==> flow/design.v <==
module regbank (
input logic clk, regwe, regrd,
input logic [4:0] rd_addr, rs_addr, wr_addr,
input logic [15:0] write_data,
output logic [15:0] rd, rs
); 
	logic [15:0] myreg[31:0];
	always_ff @(posedge clk)
	begin
		if (regwe)
		begin 
			if (wr_addr==0) myreg[wr_addr] <= 0;
			else if (wr_addr==1) myreg[wr_addr] <= 16'h0001;
			else myreg[wr_addr] <= write_data;
		end
	end
	assign rs = (regrd)? myreg[rs_addr]:0;
	assign rd = (regrd)? myreg[rd_addr]:0;
endmodule
module signExt (input logic [4:0] data_in,
		output logic [15:0] data_out);
	assign data_out = {{12{data_in[4]}},data_in[3:0]};
endmodule
module myAlu (input logic [15:0] A, B,
		input logic alusrc, reset,
                input logic [2:0] alu_cb,
                output logic [15:0] ALUOUT,
		output logic [3:0] status);
	logic [15:0] comp;
        always_comb
        begin
		if (reset)
		begin
			status = 4'd0;
			ALUOUT = 16'd0;
			comp = 16'd0;
		end
		else if (alusrc)
		begin
			case (alu_cb)
                        3'b000: begin  
				comp = 16'd0;
				ALUOUT = $signed(A) + $signed(B);
				if (ALUOUT == 16'd0)
					status[3] = 1'b1;
				else
					status[3] = 1'b0;
				if (ALUOUT[15] == 1'b1)
					status[2] = 1'b1;
				else
					status[2] = 1'b0;
				if ((A[15]==1'b0) && (B[15]==1'b0) && (ALUOUT[15] == 1'b1))
					status[1] = 1'b1;
				else
					status[1] = 1'b0;
				if ((A[15]==1'b1) && (B[15]==1'b1) && (ALUOUT[15] == 1'b0))
					status[1] = 1'b1;
				else
					status[1] = 1'b0;
				if (A>=B)
					status[0] = 1'b1;
				else
					status[0] = 1'b0;
				end
                        3'b001: begin  
				comp = 16'd0;
				ALUOUT = $signed(A) - $signed(B);
				if (A == B)
					status[3] = 1'b1;
				else
					status[3] = 1'b0;
				if (ALUOUT[15] == 1'b1)
					status[2] = 1'b1;
				else
					status[2] = 1'b0;
				if ((A[15]==1'b0) && (B[15]==1'b1) && (ALUOUT[15] == 1'b1))
					status[1] = 1'b1;
				else
					status[1] = 1'b0;
				if ((A[15]==1'b1) && (B[15]==1'b0) && (ALUOUT[15] == 1'b0))
					status[1] = 1'b1;
				else
					status[1] = 1'b0;
				if (A>=B)
					status[0] = 1'b1;
				else
					status[0] = 1'b0;
				end
			3'b010: begin  
				comp = 16'd0;
				ALUOUT = A&B;
				status[1] = 1'b0;
				if (ALUOUT == 16'd0)
					status[3] = 1'b1;
				else
					status[3] = 1'b0;
				if (ALUOUT[15] == 1'b1)
					status[2] = 1'b1;
				else
					status[2] = 1'b0;
				if (A>=B)
					status[0] = 1'b1;
				else
					status[0] = 1'b0;
				end
			3'b011: begin  
				comp = 16'd0;
				ALUOUT = A|B;
				status[1] = 1'b0;
				if (ALUOUT == 16'd0)
					status[3] = 1'b1;
				else
					status[3] = 1'b0;
				if (ALUOUT[15] == 1'b1)
					status[2] = 1'b1;
				else
					status[2] = 1'b0;
				if (A>=B)
					status[0] = 1'b1;
				else
					status[0] = 1'b0;
				end
			3'b100: begin  
				comp = 16'd0;
				ALUOUT = ~B;
				status[1] = 1'b0;
				status[0] = 1'b0;
				if (ALUOUT == 16'd0)
					status[3] = 1'b1;
				else
					status[3] = 1'b0;
				if (ALUOUT[15] == 1'b1)
					status[2] = 1'b1;
				else
					status[2] = 1'b0;
				end
			3'b101: begin
				ALUOUT = 16'd0;  
				comp = $signed(A) - $signed(B);
				if (A == B)
					status[3] = 1'b1;
				else
					status[3] = 1'b0;
				if (comp[15] == 1'b1)
					status[2] = 1'b1;
				else
					status[2] = 1'b0;
				if ((A[15]==1'b0) && (B[15]==1'b1) && (comp[15] == 1'b1))
					status[1] = 1'b1;
				else
					status[1] = 1'b0;
				if ((A[15]==1'b1) && (B[15]==1'b0) && (comp[15] == 1'b0))
					status[1] = 1'b1;
				else
					status[1] = 1'b0;
				if (A>=B)
					status[0] = 1'b1;
				else
					status[0] = 1'b0;
				end
			default: begin
				ALUOUT = 16'd0;
				comp = 16'd0;
				status = 4'd0;
				end
			endcase
		end
		else 
		begin
			ALUOUT = 16'd0;
			comp = 16'd0;
			status = 4'd0;
                end
	end
endmodule
module datapath(
input logic clk, reg_we,alusrc,reg_rd,lw_add_e,sw_add_e, lwi, w0, w1, reset,
input logic [2:0] alu_cb,
input logic [4:0] lw_addr, sw_addr_d, sw_addr_s,
input wire [15:0] ins,
input  wire [15:0] data_in,
input logic [6:0] mem_addr,
output logic ri,
output logic [6:0] addr,
output logic [6:0] daddr,
output logic [15:0] data,
output logic [3:0] status
);
logic [15:0] rd, rs, aluout, rs_reg, rs_im, reg_in;
logic [4:0] rbank_wr,rd_addr,rs_addr;
regbank my_reg(.clk(clk), .regwe(reg_we), .regrd(reg_rd), .rd_addr(rd_addr), .rs_addr(rs_addr), .wr_addr(rbank_wr), .write_data(reg_in), .rd(rd), .rs(rs_reg) );
myAlu alu(.A(rd), .B(rs), .alusrc(alusrc), .reset(reset), .alu_cb(alu_cb), .ALUOUT(aluout), .status(status[3:0]));
signExt sign(.data_in(ins[5:1]), .data_out(rs_im));
assign rs = (ins[11])? rs_im : rs_reg; 
assign addr = mem_addr;
assign daddr = (lw_add_e||sw_add_e) ? (rs_reg[6:0]):7'b0;
always_comb
begin
	if (lwi)
	begin
		reg_in = ins[15:0];
	end
	else if (lw_add_e)
	begin
		reg_in = data_in[15:0];
	end
	else
	begin
		reg_in = aluout;
	end
	if (w0) rbank_wr = 0;
	else if (w1) rbank_wr = 5'b00001;
	else if (lwi) rbank_wr = lw_addr;
	else rbank_wr = ins[10:6];
	if (sw_add_e)
	begin
		rd_addr = sw_addr_d;
		rs_addr = sw_addr_s;
		data = rd[15:0];
		ri = 1'b0;
	end
	else
	begin
		rd_addr = ins[10:6];
		rs_addr = ins[5:1];
		data = 16'b0;
		ri = 1'b1;
	end
end
endmodule
module control(
input logic start, clk, reset, 
input logic [3:0] status,
input wire [15:0] ins, 
output logic [2:0] alu_cb,
output logic [4:0] lw_addr, sw_addr_d, sw_addr_s,
output logic [6:0] mem_addr,
output logic mem_we,reg_we,alusrc,reg_rd,lw_add_e,sw_add_e,lwi,done,w0,w1);
	logic [6:0] pc,ra;
	logic lwe,swe,swd,go,stop, lwei,lw_add_ei,mem_rd;
	logic [3:0] status_int;
	typedef enum logic [3:0] {s0, s1, s2, s3, s4, s5, s6, s7,s8,s9,s10,s11} statetype;
        statetype state, nextstate;
	always_ff @(posedge clk)
	begin
		if (reset)  state <= s0;
		else if (start) state <= s1;
		else if (go) state <= nextstate;
	end
	always_comb
        begin
                case (state)
                        s0: begin
				if(start) nextstate = s1;
				else nextstate = s0;
			    end
                        s1: nextstate = s2;
			s2: nextstate = s3;
			s3: nextstate = s5;
                        s4: begin 
				if(lwei) nextstate = s6;
				else if(lwe) nextstate = s8;
				else if (stop) nextstate = s9;
				else nextstate = s5;
			    end
			s5: nextstate = s4;
			s6: nextstate = s7;
			s7: nextstate = s10;
			s8: nextstate = s11;
                        s9: begin
				if (start) nextstate = s1; 
				else nextstate = s9;
			    end
			s10: nextstate = s11;
			s11: nextstate = s4;
			default: nextstate = s0;
                endcase
        end
	always_ff @(posedge clk)
	begin
	if (nextstate == s0)
	begin 
		go <= 1'b0;
		done <= 1'b0;
		stop <= 1'b0;
		alusrc <= 1'b0;
		reg_we <= 1'b0;
		lwe <= 1'b0;
		swe <= 1'b0;
		mem_rd <= 1'b1;
		reg_rd <= 1'b0;
		w0 <= 1'b0;
		w1 <= 1'b0;
		lw_add_e <= 1'b0;
		sw_add_e <= 1'b0;
		lwi <= 1'b0;
		lwei <= 1'b0;
		swd <= 1'b0;
		alu_cb <= 3'b0;
		lw_addr <= 4'b0;
		sw_addr_d <= 4'b0;
		sw_addr_s <= 4'b0;
		lw_add_ei <= 1'b0;
		pc <= 7'd0;
		ra <= 7'd0;
		status_int <= 4'b0;
	end
	else if (nextstate == s1)
	begin
		go <= 1'b1;
		done <= 1'b0;
		reg_rd <= 1'b1;
	end
	else if (nextstate == s2)
	begin
		w0 <= 1'b1;
		reg_we <= 1'b1;
	end
	else if (nextstate == s3)
	begin
		w0 <= 1'b0;
		w1 <= 1'b1;
		mem_rd <= 1'b1;
		reg_we <= 1'b1;
	end
	else if (nextstate == s4)
	begin
		reg_we <= 1'b0;
		mem_rd <= 1'b1;
		alusrc <= 1'b0;
		status_int <= status;
		if (lwe)
			begin
			reg_we <= 1'b1;
			end	
	end
	else if (nextstate == s5)
	begin
	w1 <= 1'b0;
	case (ins[15:12])
	4'd0: begin	
		alusrc <= 1'b0;
		reg_we <= 1'b0;
		lwe <= 1'b0;
		swe <= 1'b0;
		mem_rd <= 1'b1;
		reg_rd <= 1'b1;
		lwi <= 1'b0;
		if (ins[0])
		begin	
			stop <= 1'b1;
			pc <= pc;
		end
		else
			pc <= pc + 1;
	     end
	4'd1: begin
		alu_cb <= 3'b0;
		alusrc <= 1'b1;
		reg_we <= 1'b1;
		lwi <= 1'b0;
		lwe <= 1'b0;
		swe <= 1'b0;
		lw_add_e <= 1'b0;
		sw_add_e <= 1'b0;
		pc <= pc + 1;
	     end
	4'd2: begin
		alu_cb <= 3'b001;
		alusrc <= 1'b1;
		reg_we <= 1'b1;
		lwi <= 1'b0;
		lwe <= 1'b0;
		swe <= 1'b0;
		lw_add_e <= 1'b0;
		sw_add_e <= 1'b0;
		pc <= pc + 1;
	     end
	4'd3: begin
		alu_cb <= 3'b010;
		alusrc <= 1'b1;
		reg_we <= 1'b1;
		lwi <= 1'b0;
		lwe <= 1'b0;
		swe <= 1'b0;
		lw_add_e <= 1'b0;
		sw_add_e <= 1'b0;
		pc <= pc + 1;
	     end
	4'd4: begin
		alu_cb <= 3'b011;
		alusrc <= 1'b1;
		reg_we <= 1'b1;
		lwi <= 1'b0;
		lwe <= 1'b0;
		swe <= 1'b0;
		lw_add_e <= 1'b0;
		sw_add_e <= 1'b0;
		pc <= pc + 1;
	     end
	4'd5: begin
		alu_cb <= 3'b100;
		alusrc <= 1'b1;
		reg_we <= 1'b1;
		lwi <= 1'b0;
		lwe <= 1'b0;
		swe <= 1'b0;
		lw_add_e <= 1'b0;
		sw_add_e <= 1'b0;
		pc <= pc + 1;
	     end 
	4'd6: begin
		alu_cb <= 3'b101;
		alusrc <= 1'b1;
		reg_we <= 1'b0;
		lwi <= 1'b0;
		lwe <= 1'b0;
		swe <= 1'b0;
		lw_add_e <= 1'b0;
		sw_add_e <= 1'b0;
		pc <= pc + 1;
	     end
	4'd7:begin
		alusrc <= 1'b0;
		reg_we <= 1'b0;
		sw_add_e <= 1'b0;
		swe <= 1'b0;
		lw_addr <= ins[10:6];
		if (ins[11])
		begin 
		lwei <= 1'b1;
		pc <= pc+1;
		end
		else
		begin
		lw_add_e <= 1'b1;
		lwei <= 1'b0;
		lwe <= 1'b1;
		pc <= pc;
		end
	   end
	4'd8:begin
		sw_addr_d <= ins[10:6];
		sw_addr_s <= ins[5:1];
		alusrc <= 1'b0;
		reg_we <= 1'b0;
		lw_add_e <= 1'b0;
		sw_add_e <= 1'b1;
		lwe <= 1'b0;
		lwi <= 1'b0;
		pc <= pc + 1;
	   end
	4'd9: begin
		alusrc <= 1'b0;
		reg_we <= 1'b0;
		lwe <= 1'b0;
		swe <= 1'b0;
		lwi <= 1'b0;
		lw_add_e <= 1'b0;
		sw_add_e <= 1'b0;
		pc <= ins[7:1];
	     end
	4'd10: begin
		alusrc <= 1'b0;
		reg_we <= 1'b0;
		lwi <= 1'b0;
		lwe <= 1'b0;
		swe <= 1'b0;
		lw_add_e <= 1'b0;
		sw_add_e <= 1'b0;
		if (status_int[3])
		pc <= ins[7:1];
		else pc <= pc + 1;
	     end
	4'd11: begin
		alusrc <= 1'b0;
		reg_we <= 1'b0;
		lwi <= 1'b0;
		lwe <= 1'b0;
		swe <= 1'b0;
		lw_add_e <= 1'b0;
		sw_add_e <= 1'b0;
		if (status_int[3] == 1'b0)
		pc <= ins[7:1];
		else pc <= pc + 1;
	     end
	4'd12: begin
		alusrc <= 1'b0;
		reg_we <= 1'b0;
		lwi <= 1'b0;
		lwe <= 1'b0;
		swe <= 1'b0;
		lw_add_e <= 1'b0;
		sw_add_e <= 1'b0;
		if (status_int[0])
		pc <= ins[7:1];
		else pc <= pc + 1;
	     end
	4'd13: begin
		alusrc <= 1'b0;
		reg_we <= 1'b0;
		lwi <= 1'b0;
		lwe <= 1'b0;
		swe <= 1'b0;
		lw_add_e <= 1'b0;
		sw_add_e <= 1'b0;
		if (status_int[2])
		pc <= ins[7:1];
		else pc <= pc + 1;
	     end
	4'd14: begin
		alusrc <= 1'b0;
		reg_we <= 1'b0;
		lwi <= 1'b0;
		lwe <= 1'b0;
		swe <= 1'b0;
		lw_add_e <= 1'b0;
		sw_add_e <= 1'b0;
		ra <= pc+1;
		pc <= ins[7:1];
	     end
	4'd15: begin
		alusrc <= 1'b0;
		reg_we <= 1'b0;
		lwi <= 1'b0;
		lwe <= 1'b0;
		swe <= 1'b0;
		lw_add_e <= 1'b0;
		sw_add_e <= 1'b0;
		pc <= ra;
	     end
	endcase
	end		
	else if (nextstate == s6)
	begin
		lwei <= 1'b0;		 
	end
	else if (nextstate == s7)
	begin
		lwi <= 1'b1;
		reg_we <= 1'b1;		 
	end
	else if (nextstate == s10)
	begin
		lwi <= 1'b0;
		reg_we <= 1'b0;
		pc <= pc + 1;
	end
	else if (nextstate == s8)
	begin
		lwe <= 1'b0;
		reg_we <= 1'b0;
		lw_add_e <= 1'b0;
		pc <= pc + 1;
	end
	else if (nextstate == s9)
	begin
		go <= 1'b0;
		lw_add_e <= 1'b0;
		sw_add_e <= 1'b0;
		swd <= 1'b0;
		alusrc <= 1'b0;
		reg_we <= 1'b0;
		lwe <= 1'b0;
		swe <= 1'b0;
		mem_rd <= 1'b0;
		reg_rd <= 1'b0;
		stop <= 1'b0;
		done <= 1'b1;
	end
	end
	assign mem_we=(mem_rd)?1'b1:1'b0;
	assign mem_addr = pc;
endmodule
module risc16_core (
input  logic        clk, reset, start,
output logic        done,
output logic [6:0]  imem_addr,
input  logic [15:0] imem_rdata,
output logic [6:0]  dmem_addr,
output logic        dmem_we,
output logic [15:0] dmem_wdata,
input  logic [15:0] dmem_rdata
);
logic mem_we,reg_we,alusrc,reg_rd,lw_add_e,sw_add_e,lwi,w0,w1,ri;
logic [3:0] status;
logic [6:0] c_mem_addr,d_addr,daddr_in;
logic [15:0] ins, rdata_in;
logic [2:0] alu_cb;
logic [4:0] lw_addr,sw_addr_d, sw_addr_s;
assign ins = imem_rdata;
assign imem_addr = d_addr;
assign dmem_addr = daddr_in;
assign dmem_we = ~ri;
assign dmem_wdata = rdata_in;
control cb(.start(start), .clk(clk), .reset(reset), .status(status), .ins(ins), .alu_cb(alu_cb), .mem_addr(c_mem_addr), .mem_we(mem_we),.reg_we(reg_we),.alusrc(alusrc),.reg_rd(reg_rd),.lw_add_e(lw_add_e),.sw_add_e(sw_add_e),.lwi(lwi),.done(done), .w0(w0), .w1(w1), .lw_addr(lw_addr), .sw_addr_d(sw_addr_d), .sw_addr_s(sw_addr_s));
datapath dp(.clk(clk), .reg_we(reg_we), .alusrc(alusrc), .reg_rd(reg_rd), .lw_add_e(lw_add_e), .sw_add_e(sw_add_e), .lwi(lwi), .alu_cb(alu_cb), .mem_addr(c_mem_addr), .ins(ins), .addr(d_addr), .data(rdata_in), .status(status), .w0(w0), .w1(w1), .reset(reset), .lw_addr(lw_addr), .data_in(dmem_rdata), .daddr(daddr_in), .ri(ri), .sw_addr_d(sw_addr_d), .sw_addr_s(sw_addr_s));
endmodule
### Reports on risc16_core

The steps from the RTL of risc16_core to its reports follow in flow order.
Lines are those of the file above, counted from 1.
Operators carry their Yosys type and port widths (W data, S select, Z words).
Cell names lack the library's common part.
The mark n/a stands for no value.

| design | value |
|---|---|
| design top | risc16_core |
| clock port | clk |
| library | sky130hd |
| timing corner | tt_025C_1v80 |

### Word level

Source: Yosys, flattened and elaborated, memories not mapped. Widths are those after wreduce. Registers that Yosys merges into a memory's read port (data or address) are not register bits. Print and check cells do not count.
Yosys's memory passes give these memory sizes; they may raise the number of words (mostly to a power of two), join words into wider ones and drop unused or constant bits.

| operators by class | value |
|---|---|
| $add $sub $neg | 3 |
| order comparisons | 1 |
| equal/unequal tests | 76 |
| muxes and demuxes | 124 |
| bitwise operators | 17 |
| reductions and logical operators | 61 |

Operators with widths:

| cell | count |
|---|---|
| $mux W16 | 13 |
| $mux W7 | 12 |
| $pmux W16 S5 | 1 |
| $mux W1 | 76 |
| $logic_not A16 Y1 | 4 |
| $pmux W7 S9 | 1 |
| $eq A4 B4 Y1 const B | 15 |
| $eq A4 B3 Y1 const B | 12 |
| $pmux W4 S10 | 1 |
| $reduce_and A9 Y1 | 4 |
| $reduce_and A10 Y1 | 3 |
| $reduce_and A6 Y1 | 5 |
| $reduce_or A14 Y1 | 2 |
| $ne A2 B1 Y1 const B | 13 |
| $mux W5 | 5 |
| $ne A3 B1 Y1 const B | 8 |
| $eq A4 B2 Y1 const B | 6 |
| $mux W4 | 6 |
| $ne A3 B3 Y1 const B | 6 |
| $pmux W3 S6 | 1 |
| $add A16 B16 Y16 | 1 |
| $sub A16 B16 Y16 | 1 |
| $ge A16 B16 Y1 | 1 |
| $eq A16 B16 Y1 | 1 |
| $and A16 B16 Y16 | 1 |
| $or A16 B16 Y16 | 1 |
| $not A16 Y16 | 1 |
| $reduce_or A15 Y1 | 1 |

Other operator kinds: 34; their cells: 80.

| word-level totals | value |
|---|---|
| flip-flop bits (word level) | 53 |
| memory bits (writable) | 512 |
| memory cells | 1 |
| input bits | 35 |
| output and inout bits | 32 |
| cells after elaboration | 305 |

Memories:

| memory | words | bits a word | read ports | wr ports | RTL line | RTL |
|---|---|---|---|---|---|---|
| dp.my_reg.myreg | 32 | 16 | 2 | 1 | 7 | `logic [15:0] myreg[31:0];` |

### Longest topological paths

Longest topological path by Yosys (ltp), each cell counted once; first at word level (registers and memories cut), then after technology mapping (sequential cells cut; the memories' decode and read muxes count).

| depth | value |
|---|---|
| depth after elaboration | 15 |
| ABC_AREA | 0 |
| gate-level depth with buffers | 29 |
| mapped depth without buffers | 23 |

### Synthesis result

The flow's flattened synthesis, as Yosys stat reports it; memories are mapped. The netlist is that of the ABC_AREA named above (0 if unset); the other value can give another one.

| synthesis totals | value |
|---|---|
| standard cells after synthesis | 2,934 |
| synthesis area | 0.0323848 sq mm |
| sequential part of the area | 0.016636 sq mm |
| flip-flop cells | 575 |
| buffers | 230 |

Cell types:

| cell type | count | total area (sq um) |
|---|---|---|
| edfxtp_1 | 512 | 1.54E+04 |
| mux4_2 | 132 | 2.97E+03 |
| nand2_1 | 519 | 1.95E+03 |
| dfxtp_1 | 63 | 1,261.21 |
| a211oi_1 | 105 | 788.256 |
| a21oi_1 | 155 | 775.744 |
| nand3_1 | 154 | 770.739 |
| ha_1 | 53 | 663.136 |
| mux2i_1 | 66 | 660.634 |
| a311oi_1 | 74 | 648.122 |
| nor2_1 | 167 | 626.851 |
| clkbuf_1 | 122 | 457.939 |
| o21ai_0 | 80 | 400.384 |
| buf_2 | 68 | 340.326 |
| nor2b_1 | 51 | 319.056 |
| inv_1 | 75 | 281.52 |
| a31oi_1 | 40 | 250.24 |
| and2_1 | 40 | 250.24 |

Other cell types: 75; their cells: 458.
By module: a second synthesis without flattening, with its own total; a netlist apart from the flattened one above.

| unflattened totals | value |
|---|---|
| cell total of the unflattened synthesis | 2,133 |
| area (unflattened synthesis) | 0.0314176 sq mm |

Rows give one instance, submodules left out.

Modules:

| module | times used | cells | area (sq mm) | sequential area (sq mm) |
|---|---|---|---|---|
| regbank | 1 | 1,209 | 0.0243233 | 0.0153747 |
| control | 1 | 372 | 0.003128 | 0.0012212 |
| myAlu | 1 | 407 | 0.0028139 | 0 |
| datapath | 1 | 128 | 0.0010285 | 0 |
| signExt | 1 | 16 | 0.0001201 | 0 |
| risc16_core | 1 | 1 | 0.0000038 | 0 |

### Path before layout

Path of least setup slack by OpenSTA after synthesis, without wires, with an ideal clock, recovery checks aside; 20% of the period is set as input and as output delay. Where synthesis merged equal registers, the netlist keeps one of their names.

| timing path after synthesis | value |
|---|---|
| kind | input -> register |
| start | input imem_rdata[6] |
| end | memory dp.my_reg.myreg[0][6] |
| clock period | 7.0 ns |
| input delay | 1.400 ns |
| library setup time | 0.467 ns |
| launch time at the first pin | 1.400 ns |
| arrival | 6.615 ns |
| required time | 6.533 ns |
| slack | -0.082 ns |
| path delay | 5.682 ns |
| stages | 21 |
| path buffers | 5 |
| period reached after synthesis | 7.082 ns |

"path delay" = arrival - input delay + setup time.
"stages": output pins that drive a net of the path, with the launching flip-flop's if there is one; two outputs of one cell count as two.
"period reached after synthesis" = period - worst setup slack (recovery checks aside). The figure is calculated, with input and output delays left at 20% of the set period.
Between the ends stands the longest chain of elaborated cells between them, by number of cells; it is not shown to be the way that was timed. Of several equally long chains one is given.
Each line given opens the expression or statement behind the cell; cells for indexed reads and writes are added by Yosys, which also makes memories of some case tables.
A memory read counts as a cell of the chain, while the word-level depth stops at memories.
Ways into the end's enable are left out, as the timed path ends at the data pin.

| between the ends, after synthesis | value |
|---|---|
| cells stage by stage | mux2i_1 -> buf_2 -> buf_2 -> buf_2 -> buf_2 -> mux4_2 -> nand2_1 -> nand3_1 -> a31oi_1 -> nor2b_1 -> ha_1 -> clkbuf_1 -> nor2b_1 -> o21a_1 -> or2_2 -> a21oi_1 -> o21bai_1 -> o221ai_1 -> a221o_1 -> a221oi_1 -> a211oi_1 |
| length of the longest elaborated chain | 13 |
| elaborated cells between the ends (all ways) | 28 |
| classes of those cells | add/sub (2); eq/ne (1); mux (21); logic (2); reduce/logical (1); memory (1) |

RTL lines, path after synthesis:

| element | RTL line | RTL |
|---|---|---|
| start: declaration | 579 | `input  logic [15:0] imem_rdata,` |
| $mux W5 | 215 | `if (sw_add_e)` |
| $mem_v2 Z32 W16 | 7 | `logic [15:0] myreg[31:0];` |
| $mux W16 | 18 | `assign rd = (regrd)? myreg[rd_addr]:0;` |
| $sub A16 B16 Y16 | 67 | `ALUOUT = $signed(A) - $signed(B);` |
| $pmux W16 S5 | 40 | `case (alu_cb)` |
| $mux W16 | 38 | `else if (alusrc)` |
| $mux W16 | 32 | `if (reset)` |
| $mux W16 | 203 | `else if (lw_add_e)` |
| $mux W16 | 199 | `if (lwi)` |
| $mux W16 | 13 | `else if (wr_addr==1) myreg[wr_addr] <= 16'h0001;` |
| $mux W16 | 12 | `if (wr_addr==0) myreg[wr_addr] <= 0;` |
| $mux W16 | 10 | `if (regwe)` |
| $mux W16 | n/a |  |
| end: declaration | 7 |  |

### Timing after layout

From the final timing report of run 1: the path of least setup slack in the routed layout; clock arrival at registers is part of the times.

| timing path after layout | value |
|---|---|
| kind | input -> output |
| start | input imem_rdata[6] |
| end | output dmem_wdata[12] |
| clock period | 6.85 ns |
| input delay | 1.37 ns |
| output delay | 1.37 ns |
| launch time at the first pin | 1.37 ns |
| arrival | 5.22 ns |
| required time | 5.48 ns |
| slack | 0.26 ns |
| stages | 16 |
| path buffers | 7 |

Between the ends stands the longest chain of elaborated cells between them, by number of cells; it is not shown to be the way that was timed. Of several equally long chains one is given.
A memory read counts as a cell of the chain, while the word-level depth stops at memories.

| between the ends, after layout | value |
|---|---|
| cells stage by stage | clkdlybuf4s50_1 -> mux2i_4 -> buf_12 -> buf_12 -> buf_12 -> buf_12 -> buf_6 -> mux4_2 -> nand2_1 -> and3_1 -> a311oi_1 -> a31oi_1 -> nor2b_1 -> inv_1 -> nor2_1 -> clkdlybuf4s50_1 |
| length of the longest elaborated chain | 4 |
| elaborated cells between the ends (all ways) | 4 |
| RTL lines with such cells | 3 |
| classes of those cells | mux (3); memory (1) |

RTL lines, path after layout:

| element | RTL line | RTL |
|---|---|---|
| start: declaration | 579 | `input  logic [15:0] imem_rdata,` |
| $mux W5 | 215 | `if (sw_add_e)` |
| $mem_v2 Z32 W16 | 7 | `logic [15:0] myreg[31:0];` |
| $mux W16 | 18 | `assign rd = (regrd)? myreg[rd_addr]:0;` |
| $mux W16 | 215 |  |
| end: declaration | 582 | `output logic [15:0] dmem_wdata,` |

Memo
Re: implementation data of risc16_core

Flow measurements of risc16_core on sky130hd: 5 stored runs with different settings, listed in no order. Input and output delays are each 20% of the period that was set; the output load is 0.01 pF.
By "period achieved" is meant the clock period of the run minus its worst setup slack. This is arithmetic on one report: input and output delays are still those of the set period (20% each).
By "time of the worst setup path" is meant the share of the clock period that the worst setup path is allowed (20% is reserved at inputs, 20% at outputs), minus its slack. Clock arrival times at its registers enter into it.
"total power after layout" rests on the timing tool's default activity at the inputs, not on a simulated workload.

#### Run 1

| setting | value |
|---|---|
| CORE_UTILIZATION | `40` |
| period_ns | `6.85` |
| CAP_MARGIN | `20` |
| CORE_MARGIN | `2` |
| SLEW_MARGIN | `20` |

| result | value |
|---|---|
| total power after layout | 8,880 µW |
| die size | 0.0832553 sq mm |
| time of the worst setup path | 3.85 ns |
| kind of the worst setup path | input -> output |
| setup total negative slack | 0.000 ns |
| period achieved | 6.591 ns |
| standard-cell area of the final layout | 0.0384456 sq mm |
| utilization in the final report | 0.479 |
| worst hold slack in the final report | 0.461 ns |
| setup slack of the worst path | 0.259 ns |
| area of the synthesized netlist | 0.0323848 sq mm |

#### Run 2

| setting | value |
|---|---|
| CAP_MARGIN | `15` |
| CORE_MARGIN | `9` |
| HOLD_SLACK_MARGIN | `-0.08` |
| PLACE_DENSITY | `0.72` |
| SETUP_SLACK_MARGIN | `0.14` |
| SLEW_MARGIN | `10` |
| period_ns | `7.0` |
| CORE_UTILIZATION | `40` |

| result | value |
|---|---|
| total power after layout | 8,271 µW |
| die size | 0.0915305 sq mm |
| time of the worst setup path | 3.64 ns |
| kind of the worst setup path | input -> output |
| setup total negative slack | 0.000 ns |
| period achieved | 6.444 ns |
| standard-cell area of the final layout | 0.0373971 sq mm |
| utilization in the final report | 0.47 |
| worst hold slack in the final report | 0.464 ns |
| setup slack of the worst path | 0.556 ns |
| area of the synthesized netlist | 0.0323848 sq mm |

#### Run 3

| setting | value |
|---|---|
| CAP_MARGIN | `40` |
| CELL_PAD_IN_SITES_DETAIL_PLACEMENT | `0` |
| CELL_PAD_IN_SITES_GLOBAL_PLACEMENT | `3` |
| CORE_ASPECT_RATIO | `1.22` |
| CORE_UTILIZATION | `31` |
| CTS_CLUSTER_DIAMETER | `340` |
| CTS_CLUSTER_SIZE | `28` |
| GPL_ROUTABILITY_DRIVEN | `1` |
| GPL_TIMING_DRIVEN | `1` |
| HOLD_SLACK_MARGIN | `-0.06` |
| MAX_ROUTING_LAYER | `met5` |
| SLEW_MARGIN | `25` |
| TNS_END_PERCENT | `40` |
| period_ns | `6.48` |
| CORE_MARGIN | `2` |

| result | value |
|---|---|
| total power after layout | 7,852 µW |
| die size | 0.107082 sq mm |
| time of the worst setup path | 5.06 ns |
| kind of the worst setup path | input -> register |
| setup total negative slack | 0.000 ns |
| period achieved | 6.356 ns |
| standard-cell area of the final layout | 0.0390537 sq mm |
| utilization in the final report | 0.378 |
| worst hold slack in the final report | 0.466 ns |
| setup slack of the worst path | 0.124 ns |
| area of the synthesized netlist | 0.0323848 sq mm |

#### Run 4

| setting | value |
|---|---|
| CORE_UTILIZATION | `40` |
| period_ns | `10.8` |
| CAP_MARGIN | `20` |
| CORE_MARGIN | `2` |
| SLEW_MARGIN | `20` |

| result | value |
|---|---|
| total power after layout | 5,382 µW |
| die size | 0.0832553 sq mm |
| time of the worst setup path | 4.82 ns |
| kind of the worst setup path | input -> output |
| setup total negative slack | 0.000 ns |
| period achieved | 9.142 ns |
| standard-cell area of the final layout | 0.0364387 sq mm |
| utilization in the final report | 0.454 |
| worst hold slack in the final report | 0.467 ns |
| setup slack of the worst path | 1.658 ns |
| area of the synthesized netlist | 0.0323848 sq mm |

#### Run 5

| setting | value |
|---|---|
| CAP_MARGIN | `15` |
| CELL_PAD_IN_SITES_DETAIL_PLACEMENT | `1` |
| CELL_PAD_IN_SITES_GLOBAL_PLACEMENT | `3` |
| CORE_ASPECT_RATIO | `1.22` |
| CORE_UTILIZATION | `31` |
| CTS_CLUSTER_DIAMETER | `356` |
| CTS_CLUSTER_SIZE | `97` |
| GPL_ROUTABILITY_DRIVEN | `0` |
| GPL_TIMING_DRIVEN | `1` |
| SETUP_SLACK_MARGIN | `1.59` |
| SLEW_MARGIN | `25` |
| TNS_END_PERCENT | `90` |
| period_ns | `6.48` |
| CORE_MARGIN | `2` |

| result | value |
|---|---|
| total power after layout | 7,815 µW |
| die size | 0.107082 sq mm |
| time of the worst setup path | 4.27 ns |
| kind of the worst setup path | input -> register |
| setup total negative slack | 0.000 ns |
| period achieved | 5.570 ns |
| standard-cell area of the final layout | 0.0432402 sq mm |
| utilization in the final report | 0.419 |
| worst hold slack in the final report | 0.480 ns |
| setup slack of the worst path | 0.910 ns |
| area of the synthesized netlist | 0.0323848 sq mm |
